==> flow/design.v <==
`timescale 1ns / 1ps
module FreqCounter(
	 input clock,
	 input reset,
	 input IPS_left,
     input IPS_mid,
     input IPS_right,
	 input signalleftred,
	 input signalleftblue,
	 input signalrightred,
	 input signalrightblue,	 
	 output right_red,
	 output left_red,
	 output left_forward,
     output left_backward,
     output right_forward,
     output right_backward,
	 output a, b, c, d, e, f, g,  
     output [3:0]an
    );
parameter countToR = 53711;  
parameter countToL = 53711;  
parameter Delay = 195313;  
reg [15:0] right_red_freq_count;
reg [15:0] left_red_freq_count;
reg [15:0] right_blue_freq_count;
reg [15:0] left_blue_freq_count;
reg [15:0] freq_outR;
reg [15:0] freqHold0R;
reg [15:0] freqHold1R;
reg [15:0] freqHold2R;
reg [15:0] freqHold3R;
reg [15:0] freqHold4R;
reg [15:0] freqHold5R;
reg [15:0] freqHold6R;
reg [15:0] freqHold7R;
reg [15:0] freqHold8R;
reg [15:0] freqHold9R;
reg [15:0] freqHold10R;
reg [15:0] freqHold11R;
reg [15:0] freqHold12R;
reg [15:0] freqHold13R;
reg [15:0] freqHold14R;
reg [15:0] freqHold15R;
reg [15:0] freq_outL;
reg [15:0] freqHold0L;
reg [15:0] freqHold1L;
reg [15:0] freqHold2L;
reg [15:0] freqHold3L;
reg [15:0] freqHold4L;
reg [15:0] freqHold5L;
reg [15:0] freqHold6L;
reg [15:0] freqHold7L;
reg [15:0] freqHold8L;
reg [15:0] freqHold9L;
reg [15:0] freqHold10L;
reg [15:0] freqHold11L;
reg [15:0] freqHold12L;
reg [15:0] freqHold13L;
reg [15:0] freqHold14L;
reg [15:0] freqHold15L;
reg temp_right_red;
reg temp_left_red;
reg [15:0] fcountR;
reg [15:0] fcountL;
reg [10:0] scounterR;
reg [10:0] scounterL;
reg [10:0] dcounter;
reg [10:0] swidthR;
reg [10:0] swidthL;
reg old_sig1;
reg old_sig2;
reg old_sig3;
reg old_sig4;
reg [4:0] debounce_sig1;
reg [4:0] debounce_sig2;
reg [4:0] debounce_sig3;
reg [4:0] debounce_sig4;
reg [2:0] avClkR;
reg [2:0] avClkL;
reg [18:0] freqTempR;
reg [18:0] freqTempL;
reg [3:0]temp_an;
reg [6:0]temp_sseg;
reg [9:0] mcounter;  
reg [9:0] mwidth;    
reg temp_left_forward;       
reg temp_left_backward;      
reg temp_right_forward;
reg temp_right_backward;
reg [2:0] state;
reg [17:0] servodelaycount;
reg incflag;
always @(posedge clock) begin
  if (reset) begin
	fcountR = 16'b0;
	fcountL = 16'b0;
	scounterR = 11'b0;
	scounterL = 11'b0;
	dcounter = 11'b0;
	old_sig1 = 1'b0;
	old_sig2 = 1'b0;
	old_sig3 = 1'b0;
	old_sig4 = 1'b0;
	freq_outR = 16'b0;
	freq_outL = 16'b0;
	right_red_freq_count = 16'b0;
	left_red_freq_count = 16'b0;
	right_blue_freq_count = 16'b0;
	left_blue_freq_count = 16'b0;
	avClkR = 3'b0;
	freqTempR <= 19'b0;
	freqHold0R = 16'b0;
	freqHold1R = 16'b0;
	freqHold2R = 16'b0;
	freqHold3R = 16'b0;
	freqHold4R = 16'b0;
	freqHold5R = 16'b0;
	freqHold6R = 16'b0;
	freqHold7R = 16'b0;
	freqHold8R = 16'b0;
	freqHold9R = 16'b0;
	freqHold10R = 16'b0;
	freqHold11R = 16'b0;
	freqHold12R = 16'b0;
	freqHold13R = 16'b0;
	freqHold14R = 16'b0;
	freqHold15R = 16'b0;
	avClkL = 3'b0;
	freqTempL <= 19'b0;
	freqHold0L = 16'b0;
	freqHold1L = 16'b0;
	freqHold2L = 16'b0;
	freqHold3L = 16'b0;
	freqHold4L = 16'b0;
	freqHold5L = 16'b0;
	freqHold6L = 16'b0;
	freqHold7L = 16'b0;
	freqHold8L = 16'b0;
	freqHold9L = 16'b0;
	freqHold10L = 16'b0;
	freqHold11L = 16'b0;
	freqHold12L = 16'b0;
	freqHold13L = 16'b0;
	freqHold14L = 16'b0;
	freqHold15L = 16'b0;
	debounce_sig1 = 5'b0;
	debounce_sig2 = 5'b0;
	debounce_sig3 = 5'b0;
	debounce_sig4 = 5'b0;
	temp_right_red <= 1'b0;
	temp_left_red <= 1'b0;
  end
  else begin
	fcountR = fcountR + 1;
	fcountL = fcountL + 1;
	scounterR = scounterR + 1;
	scounterL = scounterL + 1;
	dcounter = dcounter + 1;
	debounce_sig1[0] = signalleftred;
	debounce_sig2[0] = signalleftblue;
	debounce_sig3[0] = signalrightred;
	debounce_sig4[0] = signalrightblue;
	debounce_sig1 = debounce_sig1 << 1;
	debounce_sig2 = debounce_sig2 << 1;
	debounce_sig3 = debounce_sig3 << 1;
	debounce_sig4 = debounce_sig4 << 1;
	if ((&debounce_sig1) | (~&debounce_sig1))begin
		if ((signalleftred != old_sig1)) begin
			left_red_freq_count = left_red_freq_count +1;
		end
	end
	if ((&debounce_sig2) | (~&debounce_sig2))begin
        if ((signalleftblue != old_sig2)) begin
            left_blue_freq_count = left_blue_freq_count +1;
        end
    end	
	if ((&debounce_sig3) | (~&debounce_sig3))begin
        if ((signalrightred != old_sig3)) begin
            right_red_freq_count = right_red_freq_count +1;
        end
    end
	if ((&debounce_sig4) | (~&debounce_sig4))begin
        if ((signalrightblue != old_sig4)) begin
            right_blue_freq_count = right_blue_freq_count +1;
        end
    end        
	if (fcountR >= (countToR >> 4)) begin
		freq_outR = right_red_freq_count << 3; 
		freq_outR = right_blue_freq_count << 3; 
		fcountR = 0;
		right_red_freq_count = 0;		
		right_blue_freq_count = 0;
		avClkR = avClkR + 1;
	end
	case (avClkR)
            0 : freqHold0R = freq_outR;
            1 : freqHold1R = freq_outR;
            2 : freqHold2R = freq_outR;
            3 : freqHold3R = freq_outR;
            4 : freqHold4R = freq_outR;
            5 : freqHold5R = freq_outR;
            6 : freqHold6R = freq_outR;
            7 : begin
                    freqHold7R = freq_outR;
                    freqTempR <= freqHold0R + freqHold1R + freqHold2R + freqHold3R +freqHold4R + freqHold5R + freqHold6R + freqHold7R+freqHold8R + freqHold9R + freqHold10R + freqHold11R +freqHold12R + freqHold13R + freqHold14R + freqHold15R;
                 end
          default :;
      endcase
	if (fcountL >= (countToL >> 4)) begin		
		freq_outL = left_red_freq_count << 3; 
		freq_outL = left_blue_freq_count << 3; 
		fcountL = 0;		
		left_red_freq_count = 0;		
		left_blue_freq_count = 0;
		avClkL = avClkL + 1;
	end
    case (avClkL)
		0 : freqHold0L = freq_outL;
		1 : freqHold1L = freq_outL;
		2 : freqHold2L = freq_outL;
		3 : freqHold3L = freq_outL;
		4 : freqHold4L = freq_outL;
		5 : freqHold5L = freq_outL;
		6 : freqHold6L = freq_outL;
		7 : begin
				freqHold7L = freq_outL;
				freqTempL <= freqHold0L + freqHold1L + freqHold2L + freqHold3L +freqHold4L + freqHold5L + freqHold6L + freqHold7L + freqHold8L + freqHold9L + freqHold10L + freqHold11L +freqHold12L + freqHold13L + freqHold14L + freqHold15L;
			 end
		default :;
	endcase
	old_sig1 = signalleftred;
	old_sig2 = signalleftblue;
	old_sig3 = signalrightred;
	old_sig4 = signalrightblue;
	freqHold8R = freqHold0R;
	freqHold9R = freqHold1R;
	freqHold10R = freqHold2R;
	freqHold11R = freqHold3R;
	freqHold12R = freqHold4R;
	freqHold13R = freqHold5R;
	freqHold14R = freqHold6R;
	freqHold15R = freqHold7R;
    freqHold8L = freqHold0L;
    freqHold9L = freqHold1L;
    freqHold10L = freqHold2L;
    freqHold11L = freqHold3L;
    freqHold12L = freqHold4L;
    freqHold13L = freqHold5L;
    freqHold14L = freqHold6L;
    freqHold15L = freqHold7L;
    if (scounterR < swidthR) begin        
        temp_right_red <= 1;
    end
    else begin
        temp_right_red <= 0;
    end
    if (scounterL < swidthL) begin        
        temp_left_red <= 1;
    end
    else begin
        temp_left_red <= 0;
    end
  end
end
    always @ (posedge clock) begin
      if (reset) begin
        mcounter = 10'b0;
        temp_left_forward <= 1'b0;
        temp_left_backward <= 1'b0;
        temp_right_forward <= 1'b0;
        temp_right_backward <= 1'b0;
      end
      else begin
        mcounter = mcounter + 1;   
        if (IPS_left == 1 && IPS_mid == 1 && IPS_right == 0) begin              
            temp_left_backward <= 0;
            temp_right_forward <= 0;            
            if (mcounter < mwidth) begin
                temp_left_forward <= 1;
                temp_right_backward <= 1;
              end 
            else begin
                temp_left_forward <= 0;
                temp_right_backward <= 0;
              end            
        end
        if (IPS_left == 1 && IPS_mid == 0 && IPS_right == 1) begin              
            temp_left_backward <= 0;
            temp_right_backward <= 0;            
            if (mcounter < mwidth) begin
                temp_left_forward <= 1;
                temp_right_forward <= 1;
              end 
            else begin
                temp_left_forward <= 0;
                temp_right_forward <= 0;
              end            
        end
        if (IPS_left == 1 && IPS_mid == 0 && IPS_right == 0) begin              
            temp_left_backward <= 0;
            temp_right_forward <= 0;            
            temp_right_backward <= 0;
            if (mcounter < mwidth) begin
                temp_left_forward <= 1;                
              end 
            else begin
                temp_left_forward <= 0;                
              end            
        end 
        if (IPS_left == 0 && IPS_mid == 1 && IPS_right == 1) begin              
            temp_left_forward <= 0;
            temp_right_backward <= 0;            
            if (mcounter < mwidth) begin
                temp_left_backward <= 1;
                temp_right_forward <= 1;
              end 
            else begin
                temp_left_backward <= 0;
                temp_right_forward <= 0;
              end            
        end          
        if (IPS_left == 0 && IPS_mid == 0 && IPS_right == 1) begin              
            temp_left_forward <= 0;
            temp_left_backward <= 0;                        
            temp_right_backward <= 0;
            if (mcounter < mwidth) begin
                temp_right_forward <= 1;                
              end 
            else begin
                temp_right_forward <= 0;                
              end            
        end 
      end
    end
    always @ (*) begin
         if (IPS_left == 0 || IPS_mid == 0 || IPS_right == 0) begin   
             mwidth = 10'd1023;
         end
         else begin               
             mwidth = 10'd0;      
         end
       end
       always @(posedge clock) begin
          if (reset) begin
            swidthR <= 11'd220;
            swidthL <= 11'd59;
            state = 3'b000;
            servodelaycount = 18'b0;
            incflag = 1'b0;
          end
          else begin
            servodelaycount = servodelaycount + 1;
            case(state)
                3'b000: begin
                    incflag = 0;
                    if (((freqTempR >> 4) >= 250)) begin
                        state = 3'b100;
                    end
                    if (((freqTempL >> 4) >= 250)) begin
                        state = 3'b101;
                    end
                end    
                3'b001: begin 
                    if (incflag == 0) begin
                        swidthR <= swidthR - 11'd54;
                        incflag = 1;
                    end
                    if (servodelaycount>=Delay)begin
                        swidthL <= swidthL + 11'd54;
                        state = 3'b011;
                    end
                end
                3'b010: begin
                    if (incflag == 0) begin
                        swidthL <= swidthL + 11'd54;
                        incflag = 1;
                    end
                    if (servodelaycount>=Delay)begin
                        swidthR <= swidthR - 11'd54;
                        state = 3'b011;
                    end
                end
                3'b011: begin
                    servodelaycount = 0;
                    state = 3'b000;
                end 
                3'b100: begin
                    servodelaycount = 0;
                    state = 3'b001;
                end  
                3'b101: begin
                    servodelaycount = 0;
                    state = 3'b010;
                end           
           endcase
          end
       end
always @ (*) begin      
     case(dcounter[10:9])               
               2'b00 :   
                begin                 
                 temp_an = 4'b1110;
                  if (((freqTempR >> 4) >= 250) || ((freqTempL >> 4) >= 250)) begin
                    temp_sseg = 7'b1000110;   
                  end
                  else begin
                    temp_sseg = 7'b1111111;   
                  end
                end
              2'b01:   
                begin
                temp_an = 4'b1101;
                    if ((((freqTempR >> 4) < 250) &&  ((freqTempR >> 4) > 25)) || (((freqTempL >> 4) < 250) && ((freqTempL >> 4) > 25))) begin
                        temp_sseg = 7'b0001110;  
                    end 
                    else begin
                        temp_sseg = 7'b1111111;  
                    end
                end 
               2'b10:   
                begin
                 temp_an = 4'b1011;
                 temp_sseg = 7'b1111111;    
                end
               2'b11:   
                begin
                 temp_an = 4'b0111;                 
                 temp_sseg = 7'b1111111;   
                end
    endcase
end
  assign right_red = temp_right_red;
  assign left_red = temp_left_red;
  assign an = temp_an;
  assign {g, f, e, d, c, b, a} = temp_sseg;
  assign left_forward = temp_left_forward;
  assign left_backward = temp_left_backward;
  assign right_forward = temp_right_forward;        
  assign right_backward = temp_right_backward;
endmodule
# Step by step through the tools: FreqCounter
# What the tools print for FreqCounter, step after step.
# Lines are those of the file above, counted from 1.
# Operators carry their Yosys type and port widths (W data, S select, Z words).
# Cell names lack the library's common part.
# A cell with -- has no value.
# setup
top,FreqCounter
clock_port,clock
cell_library,sky130hd
lib_corner,tt_025C_1v80

# After elaboration
# Source: Yosys, flattened and elaborated, memories not mapped. Widths are those after wreduce. Registers that Yosys merges into a memory's read port (data or address) are not register bits. Print and check cells do not count.
# word_totals
input_bits,9
ff_bits,491
word_cells,241
# classes
n_logic,3
cmp,12
add_sub_neg,43
reduce_and_logical,52
eq_ne,30
muxes,56
# op_table
operator,count
$add A19 B16 Y19,24
$mux W16,20
$reduce_or A7 Y1,16
$add A16 B1 Y16 const B,4
$pmux W11 S2,2
$mux W11,4
$add A18 B16 Y19,2
$add A17 B16 Y18,2
$add A16 B16 Y17,2
$add A11 B1 Y11 const B,3
$ge A16 B12 Y1 const B,2
$gt A15 B5 Y1 const B,2
$ge A15 B8 Y1 const B,2
$lt A15 B8 Y1 const B,2
$eq A3 B3 Y1 const B,10
$mux W13,2
$lt A11 B11 Y1,2
$pmux W7 S3,1
$mux W3,7
$add A18 B1 Y18 const B,1
$ge A18 B18 Y1 const B,1
$eq A3 B2 Y1 const B,6
$pmux W4 S4,1
$pmux W3 S5,1
$mux W1,14
$logic_and A1 B1 Y1,11
$add A11 B6 Y11 const B,1
$sub A11 B6 Y11 const B,1
# Not listed: further kinds 27, cells in them 50.

# Longest topological paths
# Depth = most cells in a row (Yosys ltp): at word level without a register or memory, in the mapped netlist without a sequential cell, where the memories' decode and read muxes count.
# logic_depth
word_depth,15
ABC_AREA,0
depth_mapped,28
mapped_depth_nobuf,25

# Mapped cells and area
# Source: synth_stat.txt of the flow (Yosys; design flattened, memories mapped). It holds for the ABC_AREA given above (unset counts as 0); a run with the other value may have another netlist.
# synth_totals
cell_count,2767
seq_area_um2,9529.1
ff_cells,476
buf_cells,135
yosys_area_um2,26018.7
# types
cell_type,count,type_area_um2
dfxtp_1,476,9.53E+03
fa_1,220,4.4E+03
mux2i_1,115,1.15E+03
inv_1,276,1.04E+03
nor2_1,276,1.04E+03
nand2_1,241,904.618
ha_1,70,875.84
xnor2_1,75,656.88
nand3_1,125,625.6
o22ai_1,100,625.6
a21oi_1,123,615.59
xor2_1,50,437.92
clkbuf_1,85,319.056
and3_1,50,312.8
and2_1,47,294.032
o21ai_0,45,225.216
o21ai_1,36,180.173
mux2_2,14,157.651
# Other cell types: 69; their cells: 343.

# Timing after synthesis
# Path of least setup slack by OpenSTA after synthesis, without wires, with an ideal clock, recovery checks aside; 20% of the period is set as input and as output delay. Where synthesis merged equal registers, the netlist keeps one of their names.
# synth_timing
path_kind,input to register
start,input port signalrightblue
end,register freqTempR[18]
tclk_ns,10.0
path_buffers,0
driving_pins,22
in_delay_ns,2.000
t_first_pin_ns,2.000
arrival_time_ns,7.056
delay_ns,5.182
slack_ns,2.818
period_less_setup_slack_ns,7.182
# "delay_ns" is the arrival time less input delay plus setup time.
# "driving_pins" counts driving pins, that of a launching flip-flop among them; a cell with two outputs on the path counts twice.
# "period_less_setup_slack_ns" = period - worst setup slack (recovery checks aside). The figure is calculated, with input and output delays left at 20% of the set period.
# Between the ends stands the longest chain of elaborated cells between them, by number of cells; it is not shown to be the way that was timed. Of several equally long chains one is given.
# Each line given opens the expression or statement behind the cell; cells for indexed reads and writes are added by Yosys, which also makes memories of some case tables.
# synth_between
cell_sequence,xor2_1 -> nand4_1 -> nor2b_1 -> nand2_1 -> xor2_1 -> o21ai_1 -> o21ai_1 -> inv_2 -> fa_1 -> inv_1 -> fa_1 -> fa_1 -> fa_1 -> inv_1 -> ha_1 -> a21o_1 -> o31ai_1 -> o31ai_1 -> a2111o_1 -> a31oi_1 -> xnor2_1 -> a21oi_1
elab_chain_cells,13
cone_cells,13
lines_between,4
# synth_rtl
element,line,rtl
start: declaration,11,"input signalrightblue,"
$ne A1 B1 Y1,184,if ((signalrightblue != old_sig4)) begin
$mux W13,184,
$mux W16,188,if (fcountR >= (countToR >> 4)) begin
$mux W16,95,if (reset) begin
$add A19 B16 Y19 x9,206,freqTempR <= freqHold0R + freqHold1R + freqHold2R + freqHold3R +freqHold4R + freqHold5R + freqHold6R + freqHol ...
end: assignment,112,freqTempR <= 19'b0;
end: assignment,206,
end: declaration,81,reg [18:0] freqTempR;

# Worst path after layout
# From the final timing report of run 1: the path of least setup slack in the routed layout; clock arrival at registers is part of the times.
# layout_timing
path_kind,input to register
start,input port signalleftblue
end,register freqTempL[17]
in_delay_ns,1.35
arrival_time_ns,7.61
driving_pins,22
slack_ns,-0.31
t_first_pin_ns,1.35
path_buffers,3
tclk_ns,6.74
# Between the ends stands the longest chain of elaborated cells between them, by number of cells; it is not shown to be the way that was timed. Of several equally long chains one is given.
# layout_between
cell_sequence,clkdlybuf4s50_1 -> xor2_1 -> buf_4 -> nand4_1 -> buf_4 -> xnor2_1 -> mux2_2 -> fa_1 -> inv_1 -> fa_1 -> fa_1 -> fa_1 -> inv_1 -> ha_4 -> o21ai_2 -> a21oi_4 -> o211ai_1 -> nand2_1 -> a221o_1 -> or4_4 -> a41o_1 -> a21oi_2
elab_chain_cells,13
cone_cells,13
lines_between,4
# layout_rtl
element,line,rtl
start: declaration,9,"input signalleftblue,"
$ne A1 B1 Y1,174,if ((signalleftblue != old_sig2)) begin
$mux W13,174,
$mux W16,210,if (fcountL >= (countToL >> 4)) begin
$mux W16,95,if (reset) begin
$add A19 B16 Y19 x9,228,freqTempL <= freqHold0L + freqHold1L + freqHold2L + freqHold3L +freqHold4L + freqHold5L + freqHold6L + freqHol ...
end: assignment,130,freqTempL <= 19'b0;
end: assignment,228,
end: declaration,82,reg [18:0] freqTempL;

# Settings and measured results of 3 stored flow runs for module FreqCounter (sky130hd), not sorted in any way. The constraints put input and output delay at 20% of the set period each and load the outputs with 0.01 pF.
# By "clock_period_reached_ns" is meant the clock period of the run minus its worst setup slack. This is arithmetic on one report: input and output delays are still those of the set period (20% each).
# "worst_path_time_ns" means the part of the period allowed to the worst setup path (the constraints hold back 20% at inputs and 20% at outputs) less its slack; where the path has registers, the arrival times of their clocks count too.
# By "totalPower_w" is meant OpenSTA's value without simulated activity: inputs other than the clock are taken to toggle once in ten clock periods, and the tool carries that through the logic.
# Settings: . = not set for that run.
stored run,ABC_AREA,CELL_PAD_IN_SITES_DETAIL_PLACEMENT,CORE_MARGIN,CORE_UTILIZATION,GPL_TIMING_DRIVEN,HOLD_SLACK_MARGIN,MAX_ROUTING_LAYER,MIN_ROUTING_LAYER,SLEW_MARGIN,TNS_END_PERCENT,period_ns,CAP_MARGIN,yosys_chip_area_um2,design.die.area_um2,totalPower_w,worst_path_time_ns,critical_path_kind,clock_period_reached_ns,layout_utilization_pct,stdcell_area_um2,ws_setup_ns,setupTns_ns,hold_ws_ns
run 1,0,2,10,31,1,0.07,met4,met1,15,85,6.74,20,26018.7,95920.3,0.006766,5.70,input to register,7.051,36.6,30554.3,-0.311,-1.282,0.455
run 2,.,.,2,40,.,.,.,.,20,.,10.0,20,26018.7,67101.7,0.004253,5.96,input to register,7.964,44.5,28666.2,2.036,0.000,0.439
run 3,0,2,10,31,1,.,met4,met1,15,40,6.74,20,26018.7,95920.3,0.006764,5.68,input to register,7.026,36.6,30515.5,-0.286,-1.049,0.455
